==> flow/design.v <==
module interFrameSpace (samplePoint, rst, canRX, frameReady, endOverload, isOverload, isStart);
	input wire samplePoint, rst, canRX, frameReady, endOverload;
	output wire isOverload, isStart;
	parameter bit1_intermission = 0, bit2_intermission = 1, bit3_intermission = 2, bus_idle = 3;
	reg [2:0]state;
	reg isOverload0, isStart0;
	reg endError;
	assign isOverload = isOverload0;
	assign isStart = isStart0;
	always @ (posedge samplePoint) begin
		if (rst) begin
			state <= bus_idle;
			isOverload0 <= 0;
			isStart0 <= 0;
			endError <= 0;
		end else begin
		if (frameReady == 0)begin
			state <= bit1_intermission;
			isOverload0 <= 0;
			isStart0 <= 0;
			if (endOverload)
				endError <= 1;
		end
		if (isOverload) begin
			isOverload0 <= 0;
		end
		if (frameReady == 1 && endOverload == 1) begin
			if (canRX == 1) begin
				state <= bit2_intermission;
				isOverload0 <= 0;
				isStart0 <= 0;
			end else begin
				state <= bit1_intermission;
				isOverload0 <= 1;
				isStart0 <= 0;
			end
		end
		if ((frameReady == 1 && endOverload == 0) || endError == 1) begin
			case (state)
				bit1_intermission:
					if (canRX == 1) begin
						state <= bit2_intermission;
						isOverload0 <= 0;
						isStart0 <= 0;
					end else begin
						state <= bit1_intermission;
						isOverload0 <= 1;
						isStart0 <= 0;
						endError <= 0;
					end
				bit2_intermission:
					if (canRX == 1) begin
						state <= bit3_intermission;
						isOverload0 <= 0;
						isStart0 <= 0;
					end else begin
						state <= bit1_intermission;
						isOverload0 <= 1;
						isStart0 <= 0;
						endError <= 0;
					end
				bit3_intermission:
					if (canRX == 1) begin
						state <= bus_idle;
						isOverload0 <= 0;
						isStart0 <= 0;
					end else begin
						state <= bit1_intermission;
						isOverload0 <= 0;
						isStart0 <= 1;
						endError <= 0;
					end
				bus_idle:
					if (canRX == 1) begin
						state <= bus_idle;
						isOverload0 <= 0;
						isStart0 <= 0;
					end else begin
						state <= bit1_intermission;
						isOverload0 <= 0;
						isStart0 <= 1;
						endError <= 0;
					end
			endcase
		end
		end
	end
endmodule
module overload (samplePoint, rst, canRX, isOverload, isError, endOverload);
	input wire samplePoint, rst, canRX, isOverload, isError;
	output wire endOverload;
	parameter overload_flag = 0, overload_superposition = 1, overload_delimiter = 2;
	reg [1:0]state;
	reg [4:0]count;
	reg endOverload0;
	reg alredyOverError;
	assign endOverload = endOverload0;
	always @ (posedge samplePoint) begin
		if (rst) begin
			state <= overload_flag;
			count <= 0;
			endOverload0 <= 0;
			alredyOverError <= 0;
		end else begin
		if (endOverload0) begin
			endOverload0 <= 0;
		end
		if (isOverload == 1 || isError == 1 || alredyOverError == 1) begin
			case (state)
				overload_flag:  
					if (isOverload == 1 || alredyOverError == 1) begin
						if (canRX == 0) begin 
							if (count == 4) begin
								state <= overload_superposition;
								count <= count + 1;
							end else begin
								alredyOverError <= 1;
								count <= count + 1;
							end
						end else if (canRX == 1) begin
							alredyOverError <= 1;
							count <= 0;
							state <= overload_flag;
						end
					end else if (isError == 1 || alredyOverError == 1) begin
						if (canRX == 0) begin 
							if (count == 5) begin
								state <= overload_superposition;
								count <= count + 1;
							end else begin
								alredyOverError <= 1;
								count <= count + 1;
							end
						end else if (canRX == 1) begin
							alredyOverError <= 1;
							count <= 0;
							state <= overload_flag;
						end
					end
				overload_superposition:
					if (canRX == 0) begin 
						if (count < 11) begin
							count <= count + 1;
						end else begin
							count <= 0;
							state <= overload_flag;
						end
					end else if (canRX == 1) begin
						state <= overload_delimiter;
						count <= 1;
					end
				overload_delimiter:
					if (canRX == 1) begin 
						if (count < 7) begin
							count <= count + 1;
						end else begin
							endOverload0 <= 1;
							alredyOverError <= 0;
							state <= overload_flag;
							count <= 0;
						end
					end else if (canRX == 0) begin
						if (count == 7) begin 
							state <= overload_flag;
							count <= 1;
						end else begin
							count <= 0;
							state <= overload_flag;
						end
					end
			endcase
		end
		end
	end
endmodule
module framecontroller
(
	input	sp, rst, CAN_RX, reset, isStuff, errorFlag,
	output reg BS_onoff,
	output reg [1:0]CRCtype,
	output reg BRS_Stop,
	output reg invalidBit,
	output reg  CRCcalc_on,
	output reg  CRCtime, 
	output reg ackValue,
	output reg  RTR_SRR,
	output reg  IDE,
	output reg 	EDL,
	output reg  BRS,
	output reg RTR_r1,
	output reg frameReady
);
	parameter arbID_st = 0, RTR_SRR_st = 1, IDE0_st = 2, IDE1_st = 3, r0_EDL_st = 4;
	parameter extID_st = 5, extRTR_st = 6, r1_EDL_st = 7, r0_FD_st = 8, BRS_st = 9;
	parameter ESI_st = 10, DLC_st = 11, data_st = 12, crc15_st = 13, crc17_st = 14;
	parameter crc21_st = 15, crcDel_st = 16, ack_st = 17, ackDel_st = 18, eof_st = 19;
	parameter ready_st = 20, error_st = 21;
	reg		[4:0]state;
	reg		[9:0]cont;
	reg		[6:0]dlc;
	reg		FD;
	reg		bitlido;
	reg		frameReady_v;
	always @ (posedge sp) begin
		if (rst) begin
			state <= ready_st;
			cont = 0;
			dlc = 0;
			FD = 0;
			BS_onoff = 0;
			CRCtype = 0;
			CRCtime = 0;
			CRCcalc_on = 0;
			BRS_Stop = 0;
			invalidBit = 0;
			ackValue = 0;
			RTR_SRR = 0;
			IDE = 0;
			EDL = 0;
			BRS = 0;
			RTR_r1 = 0;
			frameReady_v = 1;
		end
		else
		if (reset) begin
			state <= arbID_st;
			cont = 1;
			dlc = 0;
			FD = 0;
			BS_onoff = 0;
			CRCtype = 0;
			CRCtime = 0;
			CRCcalc_on = 0;
			BRS_Stop = 0;
			invalidBit = 0;
			ackValue = 0;
			RTR_SRR = 0;
			IDE = 0;
			EDL = 0;
			BRS = 0;
			RTR_r1 = 0;
			frameReady_v = 0;
			BS_onoff = 1;
			CRCcalc_on = 1;
			if(errorFlag)
			begin
				state <= error_st;
			end
		end
		else
		if (~isStuff) begin
			case (state)
				arbID_st:  
					begin
						if(cont < 10)
						begin
							cont = cont +1;
						end
						else
						begin
							state <= RTR_SRR_st;
						end
					end
				RTR_SRR_st:  
					begin
						RTR_SRR = CAN_RX;
						if (CAN_RX)
						begin
							state <= IDE1_st;
						end
						else
						begin
							state <= IDE0_st;
						end
					end
				IDE0_st:
					begin
					IDE = CAN_RX;
					if(~CAN_RX)
						begin
							state <= r0_EDL_st;
						end
					else
						begin
							state <= error_st;
						end
					end
				IDE1_st:
					begin
					IDE = CAN_RX;
					if (CAN_RX)
						begin
							cont = 0;
							state <= extID_st;
						end
						else
						begin
							state <= r0_EDL_st;
						end
					end
				extID_st:
					if (cont < 17)
					begin
						cont = cont + 1;
					end
					else
					begin
						state <= extRTR_st;
					end
				extRTR_st:
					begin
						RTR_r1 = CAN_RX;
						state <= r1_EDL_st;
					end
				r1_EDL_st:
					begin
						EDL = CAN_RX;
						if (CAN_RX)
						begin
							state <= r0_FD_st;
						end
						else
						begin
							state <= r0_EDL_st;
						end
					end
				r0_EDL_st:
					begin
						EDL = CAN_RX;
						if (CAN_RX)
						begin
							state <= r0_FD_st;
						end
						else
						begin
							cont = 0;
							state <= DLC_st;
						end
					end
				r0_FD_st:
					if(~CAN_RX)
					begin
						FD = 1;
						state <= BRS_st;
					end
					else
					begin
						state <= error_st;
					end
				BRS_st:
					begin
						BRS = CAN_RX;
						BRS_Stop = CAN_RX;
						state <= ESI_st;
					end
				ESI_st:
					begin
						cont = 0;
						state <= DLC_st;
					end
				DLC_st: 
					begin
						dlc = dlc << 1;
						dlc = dlc + CAN_RX;
						cont = cont + 1;
						bitlido = CAN_RX;
						if (cont == 4  && dlc != 0) 
						begin
							cont = 0;
							if(dlc > 8 && FD == 0)
							begin
								dlc = 8;
							end
							else if(dlc > 8)
							begin
								case(dlc)
									9:
										dlc = 12;
									10:
										dlc = 16;
									11:
										dlc = 20;
									12:
										dlc = 24;
									13:
										dlc = 32;
									14:
										dlc = 48;
									15:
										dlc = 64;
								endcase
							end
							state <= data_st;
						end
						else if(cont == 4 && dlc == 0)
						begin
							cont =0;
							if(FD == 0)
							begin
								state <= crc15_st;
							end
							else if(dlc <= 16)
							begin
								state <= crc17_st;
							end
							else
							begin
								state <= crc21_st;
							end
						end
					end
				data_st:
					begin
						if(FD)
							begin
								BRS_Stop = 1;
							end
						cont = cont + 1;
						if (cont==8*dlc)  
						begin
							if(FD == 0)
							begin
								cont = 0;
								state <= crc15_st;
							end
							else if(dlc <= 16)
							begin
								cont = 0;
								state <= crc17_st;
							end
							else
							begin
								cont = 0;
								state <= crc21_st;
							end
						end
					end
				crc15_st:
					begin
						CRCcalc_on =0;
						CRCtime = 1;
						CRCtype = 1;
						cont = cont +1;
						if (cont==15)
						begin
							state <= crcDel_st;
						end
					end
				crc17_st:
					begin
						CRCcalc_on =0;
						CRCtime = 1;
						CRCtype = 2;
						cont = cont +1;
						if (cont==17)
						begin
							state <= crcDel_st;
						end
					end
				crc21_st:
					begin
						CRCcalc_on =0;
						CRCtime = 1;
						CRCtype = 3;
						cont = cont +1;
						if (cont==21)
						begin
							state <= crcDel_st;
						end
					end
				crcDel_st:
					begin
						CRCtime = 0;
						CRCtype = 0;
						BS_onoff = 0;
						BRS_Stop = 0;
						if(CAN_RX)
						begin
							state <= ack_st;
						end
						else
						begin
							state <= error_st;
						end
					end
				ack_st:
					state <= ackDel_st;
				ackDel_st:
					if(CAN_RX)
					begin
						cont = 0;
						state <= eof_st;
					end
					else
					begin
						state <= error_st;
					end
				eof_st:
					begin
						cont = cont +1;
						if(cont==7)
						begin
							frameReady_v = 1;
							state <= ready_st;
						end
					end
				ready_st:
					begin
						frameReady_v = 1;
						state <= ready_st;
					end
				error_st:
					begin
						cont = 0;
						dlc = 0;
						FD = 0;
					end
			endcase
		end
		frameReady <= frameReady_v;
	end
endmodule
module DatavsRemote(
RTR_SRR,
IDE,
RTR_r1,
isRemote
);
	input RTR_SRR, IDE, RTR_r1;
	output isRemote;
	assign isRemote = RTR_SRR & (IDE ~^ RTR_r1);
endmodule
module frameSize
(
	input	sp, rst, isStuff, reset,
	output reg [9:0] size
);
	always @ (posedge sp) begin
		if (rst)
			begin
				size <= 10'b0;
			end
		else if (reset)
			begin
				size <= 10'b1;
			end
		else if (~isStuff)
			begin
				size <= size + 1;
			end
	end
endmodule
module frameStorage
(
	input	sp, rst, CAN_RX, isStuff, reset,
	output reg [150:0] frame
);
	always @ (posedge sp) begin
		if (rst)
			begin
				frame = 0;
			end
		else if (reset)
			begin
				frame = 0;
				frame = frame << 1;
				frame = frame + CAN_RX;
			end
		else if (~isStuff)
			begin
				frame = frame << 1;
				frame = frame + CAN_RX;
			end
	end
endmodule
module frameMakerTop (samplePoint, reset, canRX, isError, isStuff, endOverload, BS_onoff, CRCtype, BRS_Stop, invalidBit, CRCcalc_on, CRCtime, ackValue, IDE, EDL, BRS, isRemote, size, frame, frameReady, isStart);
	input wire samplePoint, reset, canRX, isError, isStuff;
	output wire endOverload, BS_onoff, BRS_Stop, invalidBit, CRCcalc_on, CRCtime, ackValue, IDE, EDL, BRS, isRemote, frameReady, isStart;
	output wire [1:0] CRCtype;
	output wire [9:0] size;
	output wire [150:0] frame;
	wire isOverloadFromInterframe, RTR_SRR, RTR_r1;
	interFrameSpace ifs (samplePoint, reset, canRX, frameReady, endOverload, isOverloadFromInterframe, isStart);
	overload ov (samplePoint, reset, canRX, isOverloadFromInterframe, isError, endOverload);
	framecontroller fc (samplePoint, reset, canRX, isStart, isStuff, isError, BS_onoff, CRCtype, BRS_Stop, invalidBit, CRCcalc_on, CRCtime, ackValue, RTR_SRR, IDE, EDL, BRS, RTR_r1, frameReady);
	DatavsRemote dr (RTR_SRR, IDE, RTR_r1, isRemote);
	frameSize fsz (samplePoint, reset, isStuff, isStart, size);
	frameStorage fst (samplePoint, reset, canRX, isStuff, isStart, frame);
endmodule
* Tool chain data of frameMakerTop
What the tools print for frameMakerTop, step after step.
Lines are those of the file above, counted from 1.
Operators carry their Yosys type and port widths (W data, S select, Z words).
The mark - stands for no value.
- Top module :: frameMakerTop
- Clock input :: samplePoint
- Cell library :: sky130hd
- Corner :: tt_025C_1v80

* After elaboration
Yosys after proc, flatten, opt, wreduce and memory -nomap, before mapping. Memory bits, and registers merged into a memory's read port (data or address), are not among the register bits. Print and check cells are not counted.
- Register bits :: 211
- Input port bits :: 5
- Output and inout bits :: 176
- Cells after elaboration :: 286
- $add $sub $neg :: 5
- Order comparisons :: 7
- Equal/unequal tests :: 70
- Mux-type cells :: 110
- Bitwise gates (word level) :: 8
- Reductions and logical operators :: 58
** Operators by type and width (number)
- $add A151 B1 Y151 :: 1
- $mux W5 :: 23
- $pmux W5 S21 :: 1
- $pmux W10 S8 :: 1
- $mux W10 :: 7
- $eq A7 B4 Y1 const B :: 7
- $pmux W7 S7 :: 1
- $mux W1 :: 43
- $eq A5 B4 Y1 const B :: 8
- $eq A5 B3 Y1 const B :: 7
- $eq A5 B5 Y1 const B :: 6
- $mux W2 :: 13
- $reduce_bool A22 Y1 :: 1
- $ne A3 B2 Y1 const B :: 7
- $mux W7 :: 3
- $add A10 B1 Y10 const B :: 2
- $eq A10 B3 Y1 const B :: 2
- $eq A10 B5 Y1 const B :: 2
- $reduce_and A2 Y1 :: 10
- $ne A3 B3 Y1 const B :: 5
- $pmux W5 S3 :: 1
- $mux W3 :: 5
- $reduce_or A2 Y1 :: 7
- $le A7 B5 Y1 const B :: 2
- $reduce_and A7 Y1 :: 2
- $pmux W7 S2 :: 1
- $reduce_bool A2 Y1 :: 6
- $reduce_and A3 Y1 :: 4
Other operator kinds: 45; their cells: 80.

* Depth
Yosys ltp: most cells in a row. Word level: on the elaborated netlist, between registers, memories and ports. Mapped: between sequential cells and ports; inverters and the memories' decode and read muxes count.
- Depth after elaboration :: 9
- ABC_AREA :: 1
- Gate-level depth with buffers :: 15

* After synthesis
Yosys stat after the flow's synthesis: flattened, memories mapped to cells. It holds for the ABC_AREA given above (unset counts as 0); a run with the other value may have another netlist.
- Standard cells after synthesis :: 1309
- Mapped area :: 9401.5 um^2
- Sequential area :: 4604.4 um^2
- Mapped flip-flops :: 230
- Buffers :: 66
** Cell types
- sky130_fd_sc_hd__dfxtp_1 :: number 230, area in all 4.6E+03 um^2
- sky130_fd_sc_hd__nand2_1 :: number 439, area in all 1647.83 um^2
- sky130_fd_sc_hd__a21oi_1 :: number 204, area in all 1.02E+03 um^2
- sky130_fd_sc_hd__inv_1 :: number 92, area in all 345.331 um^2
- sky130_fd_sc_hd__nand3_1 :: number 61, area in all 305.293 um^2
- sky130_fd_sc_hd__nor2_1 :: number 67, area in all 251.491 um^2
- sky130_fd_sc_hd__clkbuf_1 :: number 61, area in all 228.97 um^2
- sky130_fd_sc_hd__o21ai_0 :: number 44, area in all 220.211 um^2
- sky130_fd_sc_hd__ha_1 :: number 8, area in all 100.096 um^2
- sky130_fd_sc_hd__nand4_1 :: number 16, area in all 100.096 um^2
- sky130_fd_sc_hd__o211ai_1 :: number 9, area in all 67.565 um^2
- sky130_fd_sc_hd__nor3_1 :: number 13, area in all 65.062 um^2
- sky130_fd_sc_hd__o22ai_1 :: number 10, area in all 62.56 um^2
- sky130_fd_sc_hd__nand2_2 :: number 7, area in all 43.792 um^2
- sky130_fd_sc_hd__nor2_4 :: number 3, area in all 33.782 um^2
- sky130_fd_sc_hd__a31oi_1 :: number 3, area in all 18.768 um^2
- sky130_fd_sc_hd__nor2_2 :: number 3, area in all 18.768 um^2
- sky130_fd_sc_hd__or2_2 :: number 3, area in all 18.768 um^2
Not listed: further types 23, cells in them 36.

* Timing after synthesis
Path of least setup slack by OpenSTA after synthesis, without wires, with an ideal clock, recovery checks aside; 20% of the period is set as input and as output delay. Where synthesis merged equal registers, the netlist keeps one of their names.
- Path type :: input -> register
- Start :: in isStuff
- End :: reg fc.state
- Clock period :: 5.0 ns
- Input delay :: 1.000 ns
- Library setup time :: 0.079 ns
- Launch time at the first pin :: 1.000 ns
- Arrival time :: 2.200 ns
- Required time :: 4.921 ns
- Path slack :: 2.721 ns
- Path delay :: 1.279 ns
- Stages :: 9
- Path buffers :: 2
- Period reached after synthesis :: 2.279 ns
"path delay" = arrival - input delay + setup time.
"stages" counts driving pins, that of a launching flip-flop among them; a cell with two outputs on the path counts twice.
"period reached after synthesis" is the clock period less the worst setup slack; recovery checks do not enter. This is arithmetic on one report: input and output delays are still those of the set period (20% each).
Where an end lacks its bit number, it is one bit of the signal, or one of the new flip-flops if synthesis recoded a state register.
The rows between start and end are the longest chain of elaborated cells between them; the timing report does not say that the signal goes this way. Where chains are equally long, one stands for them.
A line is the first line of the expression or statement that the cell stems from. Yosys adds cells for indexed reads and writes and turns some case tables into memories.
A register here has more assigning lines than the two given.
- Path through :: sky130_fd_sc_hd__buf_2 -> sky130_fd_sc_hd__nor2_1 -> sky130_fd_sc_hd__inv_1 -> sky130_fd_sc_hd__nor2_1 -> sky130_fd_sc_hd__inv_1 -> sky130_fd_sc_hd__clkbuf_1 -> sky130_fd_sc_hd__nor2_1 -> sky130_fd_sc_hd__nand3_1 -> sky130_fd_sc_hd__o211ai_1
- Cells in the longest elaborated chain :: 2
** Ends and longest elaborated chain, after synthesis
- start: declaration :: RTL line 577 : input wire samplePoint, reset, canRX, isError, isStuff;
- $mux W5 :: RTL line 251 : if (~isStuff) begin
- $mux W5 :: RTL line 225 : if (reset) begin
- end: assignment :: RTL line 206 : state <= ready_st;
- end: assignment :: RTL line 226 : state <= arbID_st;
- end: declaration :: RTL line 198 : reg [4:0]state;

* Worst path after layout
From the final timing report of entry A: the path of least setup slack in the routed layout; clock arrival at registers is part of the times.
- Path type :: register -> output
- Start :: reg ifs.isStart0
- End :: out isStart
- Clock period :: 3.01 ns
- Launch time at the first pin :: 0.52 ns
- Arrival time :: 1.68 ns
- Required time :: 2.41 ns
- Path slack :: 0.72 ns
- Stages :: 2
- Path buffers :: 1
A register here has more assigning lines than the two given.
- Path through :: sky130_fd_sc_hd__dfxtp_1 -> sky130_fd_sc_hd__clkdlybuf4s50_1
- Cells in the longest elaborated chain :: 0
** Ends and longest elaborated chain, post-layout
- start: declaration :: RTL line 6 : reg isOverload0, isStart0;
- start: assignment :: RTL line 14 : isStart0 <= 0;
- start: assignment :: RTL line 20 : isStart0 <= 0;
- end: declaration :: RTL line 578 : output wire endOverload, BS_onoff, BRS_Stop, invalidBit, CRCcalc_on, CRCtime, ackValue, IDE, EDL, BRS, isRemot ...

## Implementation results

Top module frameMakerTop; platform sky130hd; tools Yosys and OpenROAD; 4 stored runs in no particular order. Input and output delays are each 20% of the period that was set; the output load is 0.01 pF.
"period reached" is the run's clock period less its worst setup slack. It is reckoned from that one timing run; input and output delays stay at 20% of the period that was set.
"critical path time" means the part of the period allowed to the worst setup path (the constraints hold back 20% at inputs and 20% at outputs) less its slack; where the path has registers, the arrival times of their clocks count too.
By "total power after layout" is meant OpenSTA's value without simulated activity: inputs other than the clock are taken to toggle once in ten clock periods, and the tool carries that through the logic.

** Entry A
- Settings :: ABC_AREA=1; CORE_UTILIZATION=27; period_ns=3.01; CAP_MARGIN=20; CORE_MARGIN=2; SLEW_MARGIN=20
- Area of the synthesized netlist :: 9401.5 um^2
- Total power after layout :: 6.685 mW
- Period reached :: 2.285 ns
- Utilization after layout :: 36.2 %
- Total die area :: 36328.4 um^2
- Worst setup slack after layout :: 0.725 ns
- Critical path time :: 1.68 ns
- Class of the worst setup path :: register -> output
- Setup total negative slack :: 0.000 ns

** Entry B
- Settings :: ABC_AREA=1; CAP_MARGIN=10; CORE_ASPECT_RATIO=0.75; CORE_MARGIN=7; CORE_UTILIZATION=37; CTS_CLUSTER_DIAMETER=332; HOLD_SLACK_MARGIN=0.07; MAX_ROUTING_LAYER=met4; MIN_ROUTING_LAYER=met2; SETUP_SLACK_MARGIN=0.02; TNS_END_PERCENT=65; period_ns=1.88; SLEW_MARGIN=20
- Area of the synthesized netlist :: 9401.5 um^2
- Total power after layout :: 11.293 mW
- Period reached :: 2.012 ns
- Utilization after layout :: 55.1 %
- Total die area :: 30114.8 um^2
- Worst setup slack after layout :: -0.132 ns
- Critical path time :: 2.01 ns
- Class of the worst setup path :: register -> register
- Setup total negative slack :: -1.096 ns

** Entry C
- Settings :: ABC_AREA=1; CORE_UTILIZATION=40; period_ns=5.0; CAP_MARGIN=20; CORE_MARGIN=2; SLEW_MARGIN=20
- Area of the synthesized netlist :: 9401.5 um^2
- Total power after layout :: 4.033 mW
- Period reached :: 2.935 ns
- Utilization after layout :: 52.8 %
- Total die area :: 24746.4 um^2
- Worst setup slack after layout :: 2.065 ns
- Critical path time :: 1.94 ns
- Class of the worst setup path :: input -> register
- Setup total negative slack :: 0.000 ns

** Entry D
- Settings :: ABC_AREA=1; CAP_MARGIN=20; CELL_PAD_IN_SITES_DETAIL_PLACEMENT=1; CELL_PAD_IN_SITES_GLOBAL_PLACEMENT=1; CORE_ASPECT_RATIO=0.82; CORE_MARGIN=10; CORE_UTILIZATION=41; CTS_CLUSTER_SIZE=58; GPL_ROUTABILITY_DRIVEN=1; HOLD_SLACK_MARGIN=0.03; MAX_ROUTING_LAYER=met4; PLACE_DENSITY_LB_ADDON=0.01; SLEW_MARGIN=0; TNS_END_PERCENT=40; period_ns=5.21
- Area of the synthesized netlist :: 9401.5 um^2
- Total power after layout :: 3.770 mW
- Period reached :: 3.486 ns
- Utilization after layout :: 53.7 %
- Total die area :: 29417.7 um^2
- Worst setup slack after layout :: 1.724 ns
- Critical path time :: 2.44 ns
- Class of the worst setup path :: input -> register
- Setup total negative slack :: 0.000 ns
